==> flow/design.v <==
module randomiser #(
	parameter WIDTH = 32
)(
	input clk,
	input reset,
	input enable,
	input  [31:0] i_initial,
	output [31:0] o
);
	reg [31:0] r;
	always @(posedge clk) begin
		if (reset)
			r <= i_initial;
		else if (enable) begin
				r[31] <= r[0];
				r[29] <= r[30] ^ r[0];
				r[25] <= r[26] ^ r[0];
				r[24] <= r[25] ^ r[0];
				r[   30] <= r[   31];
				r[28:26] <= r[29:27];
				r[23: 0] <= r[24: 1];
			end
	end
	assign o = r;
endmodule
module driver #(
	parameter WIDTH = 32
)(
	input reset,
	input clk_dut,
	input  [WIDTH-1:0] i_rand_a,
	input  [WIDTH-1:0] i_rand_b,
	input  [WIDTH-1:0] i_dut_out,
	output      [31:0] o_dut_delay,
	input              i_fselect,
	input  [WIDTH-1:0] i_fmanual_a,
	input  [WIDTH-1:0] i_fmanual_b,
	input  [WIDTH-1:0] i_fbitset_a,
	input  [WIDTH-1:0] i_fbitset_b,
	input  [WIDTH-1:0] i_fbitclr_a,
	input  [WIDTH-1:0] i_fbitclr_b,
	output [WIDTH-1:0] o_drive_dut_a,
	output [WIDTH-1:0] o_drive_dut_b,
	output [WIDTH-1:0] o_drive_mon_a,
	output [WIDTH-1:0] o_drive_mon_b
);
	localparam K = 4;
	reg [K-1:0] delay_count;
	reg [K-1:0] out_count;
	reg [  3:0] test_state;
	localparam STATE_IDLE  = 4'b0001;
	localparam STATE_READY = 4'b0010;
	localparam STATE_COUNT = 4'b0100;
	localparam STATE_DONE  = 4'b1000;
	always @(posedge clk_dut)
		if (reset)
			test_state <= STATE_IDLE;
		else case (test_state)
			STATE_IDLE : if (~|i_dut_out) test_state <= STATE_READY;
			STATE_READY: if ( &out_count) test_state <= STATE_COUNT;
			STATE_COUNT: if (~|i_dut_out) test_state <= STATE_DONE;
			STATE_DONE :                  test_state <= STATE_DONE;
			default    :                  test_state <= STATE_IDLE;
		endcase
	always @(posedge clk_dut)
		if (reset)
			delay_count <= {K{1'b1}};
		else if(test_state == STATE_COUNT)
			delay_count <= delay_count + 1'b1;
	always @(posedge clk_dut)
		if (reset)
			out_count <= {K{1'b0}};
		else if (test_state == STATE_DONE || i_fselect == 1'b1)
			out_count <= {K{1'b0}};
		else
			out_count <= out_count + 1'b1;
	reg [WIDTH-1:0] a_0;
	reg [WIDTH-1:0] b_0;
	always @(posedge clk_dut)
		if (reset) begin
			a_0 <= {WIDTH{1'b0}};
			b_0 <= {WIDTH{1'b0}};
		end
		else if (&out_count) begin
			a_0 <= {WIDTH{1'b0}};
			b_0 <= {WIDTH{1'b0}};
		end
		else begin
			a_0 <= i_rand_a;
			b_0 <= i_rand_b;
		end
	assign o_dut_delay = (test_state == STATE_DONE) ? delay_count : {32{1'b1}};
	reg [WIDTH-1:0] sa_0;
	reg [WIDTH-1:0] sb_0;
	reg [WIDTH-1:0] fa_0;
	reg [WIDTH-1:0] fb_0;
	always @(posedge clk_dut)
		if (i_fselect == 1'b0) begin
			sa_0 <= a_0 | i_fbitset_a;
			sb_0 <= b_0 | i_fbitset_b;
			fa_0 <= sa_0 & (~i_fbitclr_a);
			fb_0 <= sb_0 & (~i_fbitclr_b);
		end
		else begin
			sa_0 <= i_fmanual_a;
			sb_0 <= i_fmanual_b;
			fa_0 <= sa_0;
			fb_0 <= sb_0;
		end
	reg [WIDTH-1:0] fa_1;
	reg [WIDTH-1:0] fa_2;
	reg [WIDTH-1:0] fb_1;
	reg [WIDTH-1:0] fb_2;
	always @(posedge clk_dut) begin
		fa_1 <= fa_0;
		fa_2 <= fa_1;
		fb_1 <= fb_0;
		fb_2 <= fb_1;
	end
	assign o_drive_dut_a = fa_0;
	assign o_drive_dut_b = fb_0;
	assign o_drive_mon_a = fa_2;
	assign o_drive_mon_b = fb_2;
endmodule
module sub_mon #(
	parameter WIDTH = 32
)(
	input clk,
	input en,
	input reset,
	input      [WIDTH-1:0] i_a,
	input      [WIDTH-1:0] i_b,
	input      [WIDTH-1:0] i_dut_o,
	output reg [WIDTH-1:0] o_mon_o,
	output reg [WIDTH-1:0] o_dtm_o
);
	always @(posedge clk)
		if (!en)
			o_mon_o <= o_mon_o;
		else if (i_a[0] && i_b[0])
			o_mon_o <= i_b;
		else
			o_mon_o <= i_a + i_b;
	always @(posedge clk)
		if (en)
			o_dtm_o <= i_dut_o;
endmodule
module monitor #(
	parameter WIDTH       = 32,
	parameter NUM_SUB_MON = 2
)(
	input clk,
	input reset,
	input  [WIDTH-1:0] i_dut_ia,
	input  [WIDTH-1:0] i_dut_ib,
	input  [WIDTH-1:0] i_dut_os,
	output             o_mon_ready,
	output [WIDTH-1:0] o_diff
);
	reg [NUM_SUB_MON-1:0] dist_ctr;
	reg [NUM_SUB_MON-1:0] dist_ctr_delayed;
	always @(posedge clk) begin
		if (reset) begin
			dist_ctr        [NUM_SUB_MON-1]   <= 1'b1;
			dist_ctr        [NUM_SUB_MON-2:0] <= {(NUM_SUB_MON-1){1'b0}};
			dist_ctr_delayed[NUM_SUB_MON-1:0] <= {NUM_SUB_MON{1'b0}};
		end
		else begin
			dist_ctr              [0] <= dist_ctr[NUM_SUB_MON-1];
			dist_ctr[NUM_SUB_MON-1:1] <= dist_ctr[NUM_SUB_MON-2:0];
			dist_ctr_delayed          <= dist_ctr;
		end
	end
	reg        [WIDTH-1:0] a       [NUM_SUB_MON-1:0];
	reg        [WIDTH-1:0] b       [NUM_SUB_MON-1:0];
	reg        [WIDTH-1:0] o_dut   [NUM_SUB_MON-1:0];
	wire       [WIDTH-1:0] o_mon   [NUM_SUB_MON-1:0];
	wire       [WIDTH-1:0] o_dtm   [NUM_SUB_MON-1:0];
	reg        [WIDTH-1:0] sub_diff[NUM_SUB_MON-1:0];
	reg        [WIDTH-1:0] diff;
	wire [NUM_SUB_MON-1:0] en_sub;
	wire [NUM_SUB_MON-1:0] mat_diff[WIDTH-1:0];
	reg [1:0] ready_ctr;
	always @(posedge clk) begin
		if (reset)
			ready_ctr <= 2'b00;
		else if (dist_ctr[0])
			case (ready_ctr)
				2'b00:   ready_ctr <= 2'b01;
				2'b01:   ready_ctr <= 2'b10;
				2'b10:   ready_ctr <= 2'b11;
				2'b11:	ready_ctr <= 2'b11;
				default: ready_ctr <= 2'b00;
			endcase
	end
	assign o_mon_ready = &ready_ctr;
	assign o_diff = (&ready_ctr) ? diff : {WIDTH{1'b0}};
	genvar gi, gj;
	generate
	for (gi=0; gi<NUM_SUB_MON; gi=gi+1) begin: gen_sub_mon
		always @(posedge clk)
			if (reset) begin
				a    [gi] <= {WIDTH{1'b0}};
				b    [gi] <= {WIDTH{1'b0}};
				o_dut[gi] <= {WIDTH{1'b0}};
			end
			else if (dist_ctr[gi]) begin
				a    [gi] <= i_dut_ia;
				b    [gi] <= i_dut_ib;
				o_dut[gi] <= i_dut_os;
			end
		always @(posedge clk)
			if (reset)
				sub_diff [gi] <= {WIDTH{1'b0}};
			else if (dist_ctr[gi])
				sub_diff [gi] <= o_dtm[gi] ^ o_mon[gi];
			else
				sub_diff [gi] <= {WIDTH{1'b0}};
		assign en_sub[gi] = dist_ctr_delayed[gi];
		sub_mon #(
			.WIDTH     ( WIDTH )
		) u_sub_mon (
			.clk       ( clk         ),
			.en        ( en_sub[gi]  ),
			.reset     ( reset    ),
			.i_a       ( a    [gi] ),
			.i_b       ( b    [gi] ),
			.i_dut_o   ( o_dut[gi] ),
			.o_mon_o   ( o_mon[gi] ),
			.o_dtm_o   ( o_dtm[gi] )
		);
	end
	for (gj=0; gj<WIDTH; gj=gj+1) begin: gen_mat_outer
		for (gi=0; gi<NUM_SUB_MON; gi=gi+1) begin: gen_mat_inner
			assign mat_diff[gj][gi] = sub_diff [gi][gj];
		end
	end
	for (gj=0; gj<WIDTH; gj=gj+1) begin: gen_diff
		always @(posedge clk)
			diff[gj] <= |mat_diff[gj];
	end
	endgenerate
endmodule
module scoreboard #(
	parameter WIDTH = 32
)(
	input clk,
	input reset,
	input  i_freeze,
	input  i_mon_ready,
	input  [WIDTH-1:0] i_diff,
	output [31:0] o_data_ctr,
	output [31:0] o_error_ctr,
	output [31:0] o_maxacc,
	output [31:0] o_minacc
);
	wire enable;
	assign enable = !i_freeze && i_mon_ready;
	reg [31:0] data_ctr;
	reg [31:0] error_ctr;
	always @(posedge clk)
		if (reset) begin
			error_ctr <= {32{1'b0}};
			data_ctr  <= {32{1'b0}};
		end
		else if (enable) begin
			data_ctr <= data_ctr + 1'b1;
			if (|i_diff)
				error_ctr <= error_ctr + 1'b1;
		end
	assign o_data_ctr = data_ctr;
	assign o_error_ctr = error_ctr;
	reg [5:0] acc;
	wire [31:0] padded_diff;
	assign padded_diff = {i_diff, {32-WIDTH{1'b0}}};
	always @(posedge clk)
		casex(padded_diff)
			32'b1xxxxxxxxxxxxxxxxxxxxxxxxxxxxxxx: acc <= 6'h00;
			32'b01xxxxxxxxxxxxxxxxxxxxxxxxxxxxxx: acc <= 6'h01;
			32'b001xxxxxxxxxxxxxxxxxxxxxxxxxxxxx: acc <= 6'h02;
			32'b0001xxxxxxxxxxxxxxxxxxxxxxxxxxxx: acc <= 6'h03;
			32'b00001xxxxxxxxxxxxxxxxxxxxxxxxxxx: acc <= 6'h04;
			32'b000001xxxxxxxxxxxxxxxxxxxxxxxxxx: acc <= 6'h05;
			32'b0000001xxxxxxxxxxxxxxxxxxxxxxxxx: acc <= 6'h06;
			32'b00000001xxxxxxxxxxxxxxxxxxxxxxxx: acc <= 6'h07;
			32'b000000001xxxxxxxxxxxxxxxxxxxxxxx: acc <= 6'h08;
			32'b0000000001xxxxxxxxxxxxxxxxxxxxxx: acc <= 6'h09;
			32'b00000000001xxxxxxxxxxxxxxxxxxxxx: acc <= 6'h0a;
			32'b000000000001xxxxxxxxxxxxxxxxxxxx: acc <= 6'h0b;
			32'b0000000000001xxxxxxxxxxxxxxxxxxx: acc <= 6'h0c;
			32'b00000000000001xxxxxxxxxxxxxxxxxx: acc <= 6'h0d;
			32'b000000000000001xxxxxxxxxxxxxxxxx: acc <= 6'h0e;
			32'b0000000000000001xxxxxxxxxxxxxxxx: acc <= 6'h0f;
			32'b00000000000000001xxxxxxxxxxxxxxx: acc <= 6'h10;
			32'b000000000000000001xxxxxxxxxxxxxx: acc <= 6'h11;
			32'b0000000000000000001xxxxxxxxxxxxx: acc <= 6'h12;
			32'b00000000000000000001xxxxxxxxxxxx: acc <= 6'h13;
			32'b000000000000000000001xxxxxxxxxxx: acc <= 6'h14;
			32'b0000000000000000000001xxxxxxxxxx: acc <= 6'h15;
			32'b00000000000000000000001xxxxxxxxx: acc <= 6'h16;
			32'b000000000000000000000001xxxxxxxx: acc <= 6'h17;
			32'b0000000000000000000000001xxxxxxx: acc <= 6'h18;
			32'b00000000000000000000000001xxxxxx: acc <= 6'h19;
			32'b000000000000000000000000001xxxxx: acc <= 6'h1a;
			32'b0000000000000000000000000001xxxx: acc <= 6'h1b;
			32'b00000000000000000000000000001xxx: acc <= 6'h1c;
			32'b000000000000000000000000000001xx: acc <= 6'h1d;
			32'b0000000000000000000000000000001x: acc <= 6'h1e;
			32'b00000000000000000000000000000001: acc <= 6'h1f;
			32'b00000000000000000000000000000000: acc <= 6'h20;
			default:                              acc <= 6'h00;
		endcase
	reg [5:0] maxacc;
	reg [5:0] minacc;
	always @(posedge clk)
		if (reset) begin
			maxacc <= 6'h00;
			minacc <= 6'h20;
		end
		else if (enable) begin
			if (acc > maxacc)
				maxacc <= acc;
			if (acc < minacc)
				minacc <= acc;
		end
	assign o_maxacc = {{32-WIDTH{1'b0}}, maxacc};
	assign o_minacc = {{32-WIDTH{1'b0}}, minacc};
endmodule
module testbench #(
	parameter WIDTH = 16,
	parameter NUM_SUB_MON = 3
)(
	input clk_dut,
	input reset,
	input enable,
	input freeze,
	output [31:0] o_data_ctr,
	output [31:0] o_error_ctr,
	output [31:0] o_dut_delay,
	input              i_fselect,
	input  [WIDTH-1:0] i_fmanual_a,
	input  [WIDTH-1:0] i_fmanual_b,
	input  [WIDTH-1:0] i_fbitset_a,
	input  [WIDTH-1:0] i_fbitset_b,
	input  [WIDTH-1:0] i_fbitclr_a,
	input  [WIDTH-1:0] i_fbitclr_b,
	output [31:0] o_maxacc,
	output [31:0] o_minacc,
	output [WIDTH-1:0] o_dut_a,
	output [WIDTH-1:0] o_dut_b,
	input  [WIDTH-1:0] i_dut_out
);
	wire      [31:0] rand_a;
	wire      [31:0] rand_b;
	wire [WIDTH-1:0] drive_mon_a;
	wire [WIDTH-1:0] drive_mon_b;
	wire [WIDTH-1:0] mnt_diff;
	wire             mon_ready;
	randomiser #(
		.WIDTH      ( WIDTH      )
	) u_randomiser_a (
	  .clk         ( clk_dut    ),
	  .reset       ( reset      ),
	  .enable      ( enable     ),
	  .i_initial   (32'hCAFEF00D),
	  .o           ( rand_a     )
	);
	randomiser #(
		.WIDTH      ( WIDTH      )
	) u_randomiser_b (
	  .clk         ( clk_dut    ),
	  .reset       ( reset      ),
	  .enable      ( enable     ),
	  .i_initial   (32'hFEEDC0DE),
	  .o           ( rand_b     )
	);
	driver #(
		.WIDTH      ( WIDTH      )
	) u_driver (
		.reset      ( reset      ),
		.clk_dut    ( clk_dut    ),
		.i_rand_a   ( rand_a[WIDTH-1:0]),
		.i_rand_b   ( rand_b[WIDTH-1:0]),
		.i_dut_out  ( i_dut_out  ),
		.i_fselect    ( i_fselect  ),
		.i_fmanual_a  ( i_fmanual_a  ),
		.i_fmanual_b  ( i_fmanual_b  ),
		.i_fbitset_a  ( i_fbitset_a  ),
		.i_fbitset_b  ( i_fbitset_b  ),
		.i_fbitclr_a  ( i_fbitclr_a  ),
		.i_fbitclr_b  ( i_fbitclr_b  ),
		.o_dut_delay   ( o_dut_delay ),
		.o_drive_dut_a ( o_dut_a     ),
		.o_drive_dut_b ( o_dut_b     ),
		.o_drive_mon_a ( drive_mon_a ),
		.o_drive_mon_b ( drive_mon_b )
	);
	monitor #(
		.WIDTH      ( WIDTH      ),
		.NUM_SUB_MON( NUM_SUB_MON)
	) u_monitor (
		.clk        ( clk_dut    ),
		.reset      ( reset      ),
		.i_dut_ia   ( drive_mon_a),
		.i_dut_ib   ( drive_mon_b),
		.i_dut_os   ( i_dut_out  ),
		.o_mon_ready( mon_ready  ),
		.o_diff     ( mnt_diff   )
	);
	scoreboard #(
		.WIDTH      ( WIDTH      )
	) u_scoreboard (
		.clk        ( clk_dut    ),
		.reset      ( reset      ),
		.i_freeze   ( freeze     ),
		.i_mon_ready( mon_ready  ),
		.i_diff     ( mnt_diff   ),
		.o_error_ctr( o_error_ctr),
		.o_data_ctr ( o_data_ctr ),
		.o_maxacc   ( o_maxacc   ),
		.o_minacc   ( o_minacc   )
	);
endmodule
module test_wrapper #(
	parameter SYS_VERSION = 41,
	parameter WIDTH = 16,
	parameter NUM_SUB_MON = 3
)(
	input clk,
	input reset,
	input       [5:0] slave_address,
	input             slave_read,
	input             slave_write,
	input      [31:0] slave_writedata,
	output reg [31:0] slave_readdata,
	output [WIDTH-1:0] dut_a,
	output [WIDTH-1:0] dut_b,
	input  [WIDTH-1:0] dut_out
);
	reg  [31:0] d_hpc_ctrl;
	wire [31:0] o_hpc_datctr;
	wire [31:0] o_hpc_errctr;
	wire [31:0] o_hpc_sysver;
	wire [31:0] o_hpc_dutdelay;
	reg  [31:0] i_hpc_fselect;
	reg  [31:0] i_hpc_fmanual_a;
	reg  [31:0] i_hpc_fmanual_b;
	reg  [31:0] i_hpc_fbitset_a;
	reg  [31:0] i_hpc_fbitset_b;
	reg  [31:0] i_hpc_fbitclr_a;
	reg  [31:0] i_hpc_fbitclr_b;
	reg  [31:0] o_hpc_maxacc;
	reg  [31:0] o_hpc_minacc;
	localparam D_CTRL_ADDR     = 6'h00;
	localparam O_SYSVER_ADDR   = 6'h04;
	localparam I_FSELECT_ADDR    = 6'h10;
	localparam I_FMANUAL_A_ADDR  = 6'h14;
	localparam I_FMANUAL_B_ADDR  = 6'h18;
	localparam I_FBITSET_A_ADDR  = 6'h1C;
	localparam I_FBITSET_B_ADDR  = 6'h20;
	localparam I_FBITCLR_A_ADDR  = 6'h24;
	localparam I_FBITCLR_B_ADDR  = 6'h28;
	localparam O_DUTDELAY_ADDR   = 6'h2C;
	localparam O_DATCTR_ADDR   = 6'h30;
	localparam O_ERRCTR_ADDR   = 6'h34;
	localparam O_MAXACC_ADDR   = 6'h38;
	localparam O_MINACC_ADDR   = 6'h3C;
	wire writing = ~slave_read && slave_write;
	wire reading = slave_read && ~slave_write;
	always @(posedge clk) begin
		case (slave_address)
			D_CTRL_ADDR:
				if (writing)
					d_hpc_ctrl <= slave_writedata;
				else if (reading)
					slave_readdata <= d_hpc_ctrl;
			O_DATCTR_ADDR:
				if (reading)
					slave_readdata <= o_hpc_datctr;
			O_ERRCTR_ADDR:
				if (reading)
					slave_readdata <= o_hpc_errctr;
			O_SYSVER_ADDR:
				if (reading)
					slave_readdata <= o_hpc_sysver;
			O_DUTDELAY_ADDR:
				if (reading)
					slave_readdata <= o_hpc_dutdelay;
			O_MAXACC_ADDR:
				if (reading)
					slave_readdata <= o_hpc_maxacc;
			O_MINACC_ADDR:
				if (reading)
					slave_readdata <= o_hpc_minacc;
			I_FSELECT_ADDR:
				if (writing)
					i_hpc_fselect <= slave_writedata;
			I_FMANUAL_A_ADDR:
				if (writing)
					i_hpc_fmanual_a <= slave_writedata;
			I_FMANUAL_B_ADDR:
				if (writing)
					i_hpc_fmanual_b <= slave_writedata;
			I_FBITSET_A_ADDR:
				if (writing)
					i_hpc_fbitset_a <= slave_writedata;
			I_FBITSET_B_ADDR:
				if (writing)
					i_hpc_fbitset_b <= slave_writedata;
			I_FBITCLR_A_ADDR:
				if (writing)
					i_hpc_fbitclr_a <= slave_writedata;
			I_FBITCLR_B_ADDR:
				if (writing)
					i_hpc_fbitclr_b <= slave_writedata;
		endcase
	end
	assign o_hpc_sysver = SYS_VERSION;
	testbench #(
		.WIDTH      ( WIDTH      ),
		.NUM_SUB_MON( NUM_SUB_MON)
	) u_testbench (
		.clk_dut    ( clk        ),
		.reset      ( d_hpc_ctrl[0] ),
		.enable     ( d_hpc_ctrl[1] ),
		.freeze     ( d_hpc_ctrl[2] ),
		.o_data_ctr ( o_hpc_datctr  ),
		.o_error_ctr( o_hpc_errctr  ),
		.o_dut_delay( o_hpc_dutdelay),
		.i_fselect    ( i_hpc_fselect[0] ),
		.i_fmanual_a  ( i_hpc_fmanual_a[WIDTH-1:0] ),
		.i_fmanual_b  ( i_hpc_fmanual_b[WIDTH-1:0] ),
		.i_fbitset_a  ( i_hpc_fbitset_a[WIDTH-1:0] ),
		.i_fbitset_b  ( i_hpc_fbitset_b[WIDTH-1:0] ),
		.i_fbitclr_a  ( i_hpc_fbitclr_a[WIDTH-1:0] ),
		.i_fbitclr_b  ( i_hpc_fbitclr_b[WIDTH-1:0] ),
		.o_maxacc   ( o_hpc_maxacc  ),
		.o_minacc   ( o_hpc_minacc  ),
		.o_dut_a    ( dut_a      ),
		.o_dut_b    ( dut_b      ),
		.i_dut_out  ( dut_out    )
	);
endmodule
# Tool chain data of test_wrapper
# Tool output for the design above, in the order of the flow.
# Line numbers count from 1 in the design file above.
# Cell names lack the library's common part.
# Not given: n/a
# design
top	test_wrapper
clock	clk
library	sky130hd
corner	tt_025C_1v80

# Word level
# Yosys after proc, flatten, opt, wreduce and memory -nomap, before mapping. Print and check cells are not counted. Equal cells are merged and count once.
# bits
latchBits	0
mem_count	0
wordCells	230
romBits	0
in_bits	58
clocked_rd_ports_x_width	0
regBits	791
ram_bits	0
# op_classes
shift	0
div_mod_pow	0
n_mul	0
mux	24
reduce_and_logical	51
cmp	2
bitwise	20
add_sub_neg	7
equal	46
# ops
op	count
two-way mux 32 bit	9
parallel mux 32 bit (select 7 bit)	1
two-way mux 16 bit	8
parallel mux 6 bit (select 17 bit)	1
adder 32 x 1 -> 32 bit (second input constant)	2
adder 16 bit	3
bitwise XOR 16 bit	3
OR reduction 3 bit	16
equality test 6 bit (second input constant)	8
AND 16 bit	2
bitwise OR 16 bit	2
NOT 16 bit	2
OR reduction 16 bit	2
zero test 32 bit	1
AND reduction 2 bit	12
equality test 6 x 5 -> 1 bit (second input constant)	4
inequality test 2 bit (second input constant)	11
equality test 16 x 1 -> 1 bit (second input constant)	1
parallel mux 4 bit (select 4 bit)	1
equality test 15 x 1 -> 1 bit (second input constant)	1
equality test 14 x 1 -> 1 bit (second input constant)	1
equality test 13 x 1 -> 1 bit (second input constant)	1
equality test 12 x 1 -> 1 bit (second input constant)	1
OR reduction 2 bit	6
two-way mux 4 bit	3
equality test 11 x 1 -> 1 bit (second input constant)	1
equality test 10 x 1 -> 1 bit (second input constant)	1
equality test 9 x 1 -> 1 bit (second input constant)	1
# Not listed: further kinds 27, cells in them 45.

# Logic depth
# Longest topological path by Yosys (ltp), each cell counted once; first at word level (registers and memories cut), then after technology mapping (sequential cells cut; the memories' decode and read muxes count).
# depth
word_depth	5
ABC_AREA	1
mapped_depth	12
depth_no_buf	12

# Netlist
# Source: synth_stat.txt of the flow (Yosys; design flattened, memories mapped). It holds for the ABC_AREA given above (unset counts as 0); a run with the other value may have another netlist.
# types
cell	count	type_area_um2
dfxtp_1	529	1.06E+04
edfxtp_1	257	7.72E+03
nand2_1	739	2773.91
nor2_1	532	2E+03
o21ai_0	267	1.34E+03
nand3_1	224	1.12E+03
inv_1	273	1.02E+03
ha_1	55	688.16
a21oi_1	127	635.61
xnor2_1	62	543.021
clkbuf_1	113	424.157
nor3_1	80	400.384
a21boi_0	33	247.738
a22oi_1	29	217.709
nand4_1	20	125.12
xor2_1	14	122.618
nand3b_1	15	112.608
or3_1	16	100.096
# Other cell types: 24; their cells: 78.
# synth_totals
yosys_area_mm2	0.0306944
mapped_cells	3463
seqArea_mm2	0.0183076
ffs	786

# Worst setup path after synthesis
# Source: OpenSTA report_checks on the synthesized netlist (no wires, ideal clock, input and output delay 20% of the period each), path of least setup slack; recovery checks are left aside. Register names are those of the netlist, which keeps one name where synthesis merged equal registers.
# synth_path
kind	input to register
startpoint	in slave_address[1]
endpoint	reg d_hpc_ctrl[0]
path_stages	5
in_delay_ns	0.600
n_path_buf	0
launch_ns	0.600
delay_ns	3.226
setup_ns	0.461
path_slack_ns	-0.826
arrival_ns	3.365
clock_period_ns	3.0
period_less_setup_slack_ns	3.826
# "delay_ns" is the arrival time less input delay plus setup time.
# "path_stages" counts driving pins, that of a launching flip-flop among them; a cell with two outputs on the path counts twice.
# "period_less_setup_slack_ns" is the clock period less the worst setup slack; recovery checks do not enter. This is arithmetic on one report: input and output delays are still those of the set period (20% each).
# Between the ends stands the longest chain of elaborated cells between them, by number of cells; it is not shown to be the way that was timed. Of several equally long chains one is given.
# Each line given opens the expression or statement behind the cell; cells for indexed reads and writes are added by Yosys, which also makes memories of some case tables.
# synth_via
path_cell_list	nor2_1 > nand2_1 > nor3_1 > inv_1 > nor3_1
elab_chain_len	2
cone_cells	2
cone_lines	1
classes_between	reduce/logical: 2
# synth_rtl
item	line	rtl
start, declared	431	input [5:0] slave_address,
zero test 6 bit	471	case (slave_address)
AND reduction 2 bit	n/a
end, assigned	474	d_hpc_ctrl <= slave_writedata;
end, declared	440	reg [31:0] d_hpc_ctrl;

# Path in the finished layout
# Path of least setup slack in the final report of stored run 1 (OpenROAD, finished layout, wires in). Where an end is a register, its clock arrival counts in the times.
# layout_path
kind	register to register
startpoint	reg u_testbench.u_monitor.a[2][1]
endpoint	reg u_testbench.u_monitor.gen_sub_mon[2].u_sub_mon.o_mon_o[4]
launch_ns	0.66
setup_ns	0.32
clock_period_ns	2.45
arrival_ns	2.22
path_slack_ns	0.56
n_path_buf	0
path_stages	9
# Between the ends stands the longest chain of elaborated cells between them, by number of cells; it is not shown to be the way that was timed. Of several equally long chains one is given.
# A register here has more assigning lines than the two given.
# layout_via
path_cell_list	dfxtp_1 > ha_1 > nand2_1 > nand2_1 > nand2_1 > nand2_1 > or2_2 > nand3_1 > nand2_1
elab_chain_len	2
cone_cells	2
cone_lines	2
classes_between	add/sub: 1; mux: 1
# layout_rtl
item	line	rtl
start, declared	174	reg [WIDTH-1:0] a [NUM_SUB_MON-1:0];
start, assigned	203	a [gi] <= {WIDTH{1'b0}};
start, assigned	208	a [gi] <= i_dut_ia;
adder 16 bit	143	o_mon_o <= i_a + i_b;
two-way mux 16 bit	140	else if (i_a[0] && i_b[0])
end, assigned	139	o_mon_o <= o_mon_o;
end, assigned	141	o_mon_o <= i_b;
end, declared	134	output reg [WIDTH-1:0] o_mon_o,

# Top module test_wrapper; platform sky130hd; tools Yosys and OpenROAD; 4 stored runs in no particular order. Input and output delays are each 20% of the period that was set; the output load is 0.01 pF.
# "clock_period_reached_ns" is the run's clock period less its worst setup slack. It is reckoned from that one timing run; input and output delays stay at 20% of the period that was set.
# "critical_path_time_ns": the worst setup path's part of the clock period (all of it between registers, 20% less for each end at a port) less its slack. A launch clock that arrives late makes it longer, a capture clock that arrives late makes it shorter.
# "power.total_w" rests on the timing tool's default activity at the inputs, not on a simulated workload.
# A setting shown as . is not set for that run.
run name	ABC_AREA	CELL_PAD_IN_SITES_GLOBAL_PLACEMENT	CORE_ASPECT_RATIO	CORE_MARGIN	CORE_UTILIZATION	CTS_CLUSTER_DIAMETER	GPL_ROUTABILITY_DRIVEN	HOLD_SLACK_MARGIN	MAX_ROUTING_LAYER	SETUP_SLACK_MARGIN	SLEW_MARGIN	TNS_END_PERCENT	period_ns	CAP_MARGIN	dieArea_mm2	critical_path_time_ns	worst_setup_path_type	hold_ws_ns	power.total_w	clock_period_reached_ns	fin_tns_ns	synthArea_mm2	worstSetupSlack_ns	finish.stdcell_area_mm2	utilization_frac
stored run 1	1	1	1.26	8	40	63	1	0.19	met4	0.59	0	50	2.45	20	0.0859146	1.89	register to register	0.313	0.026884	1.892	0.000	0.0306944	0.558	0.0366101	0.48
stored run 2	.	.	.	2	40	.	.	.	.	0.16	20	.	2.8	20	0.0738073	2.52	register to register	0.323	0.022811	2.523	0.000	0.02866	0.277	0.0339175	0.476
stored run 3	.	2	.	2	40	.	.	.	met4	.	20	.	2.97	20	0.0738073	2.69	register to register	0.325	0.022038	2.689	0.000	0.02866	0.281	0.034099	0.479
stored run 4	.	.	.	2	40	.	.	.	.	.	20	.	2.8	20	0.0738073	2.58	register to register	0.321	0.022808	2.579	0.000	0.02866	0.221	0.0338888	0.476
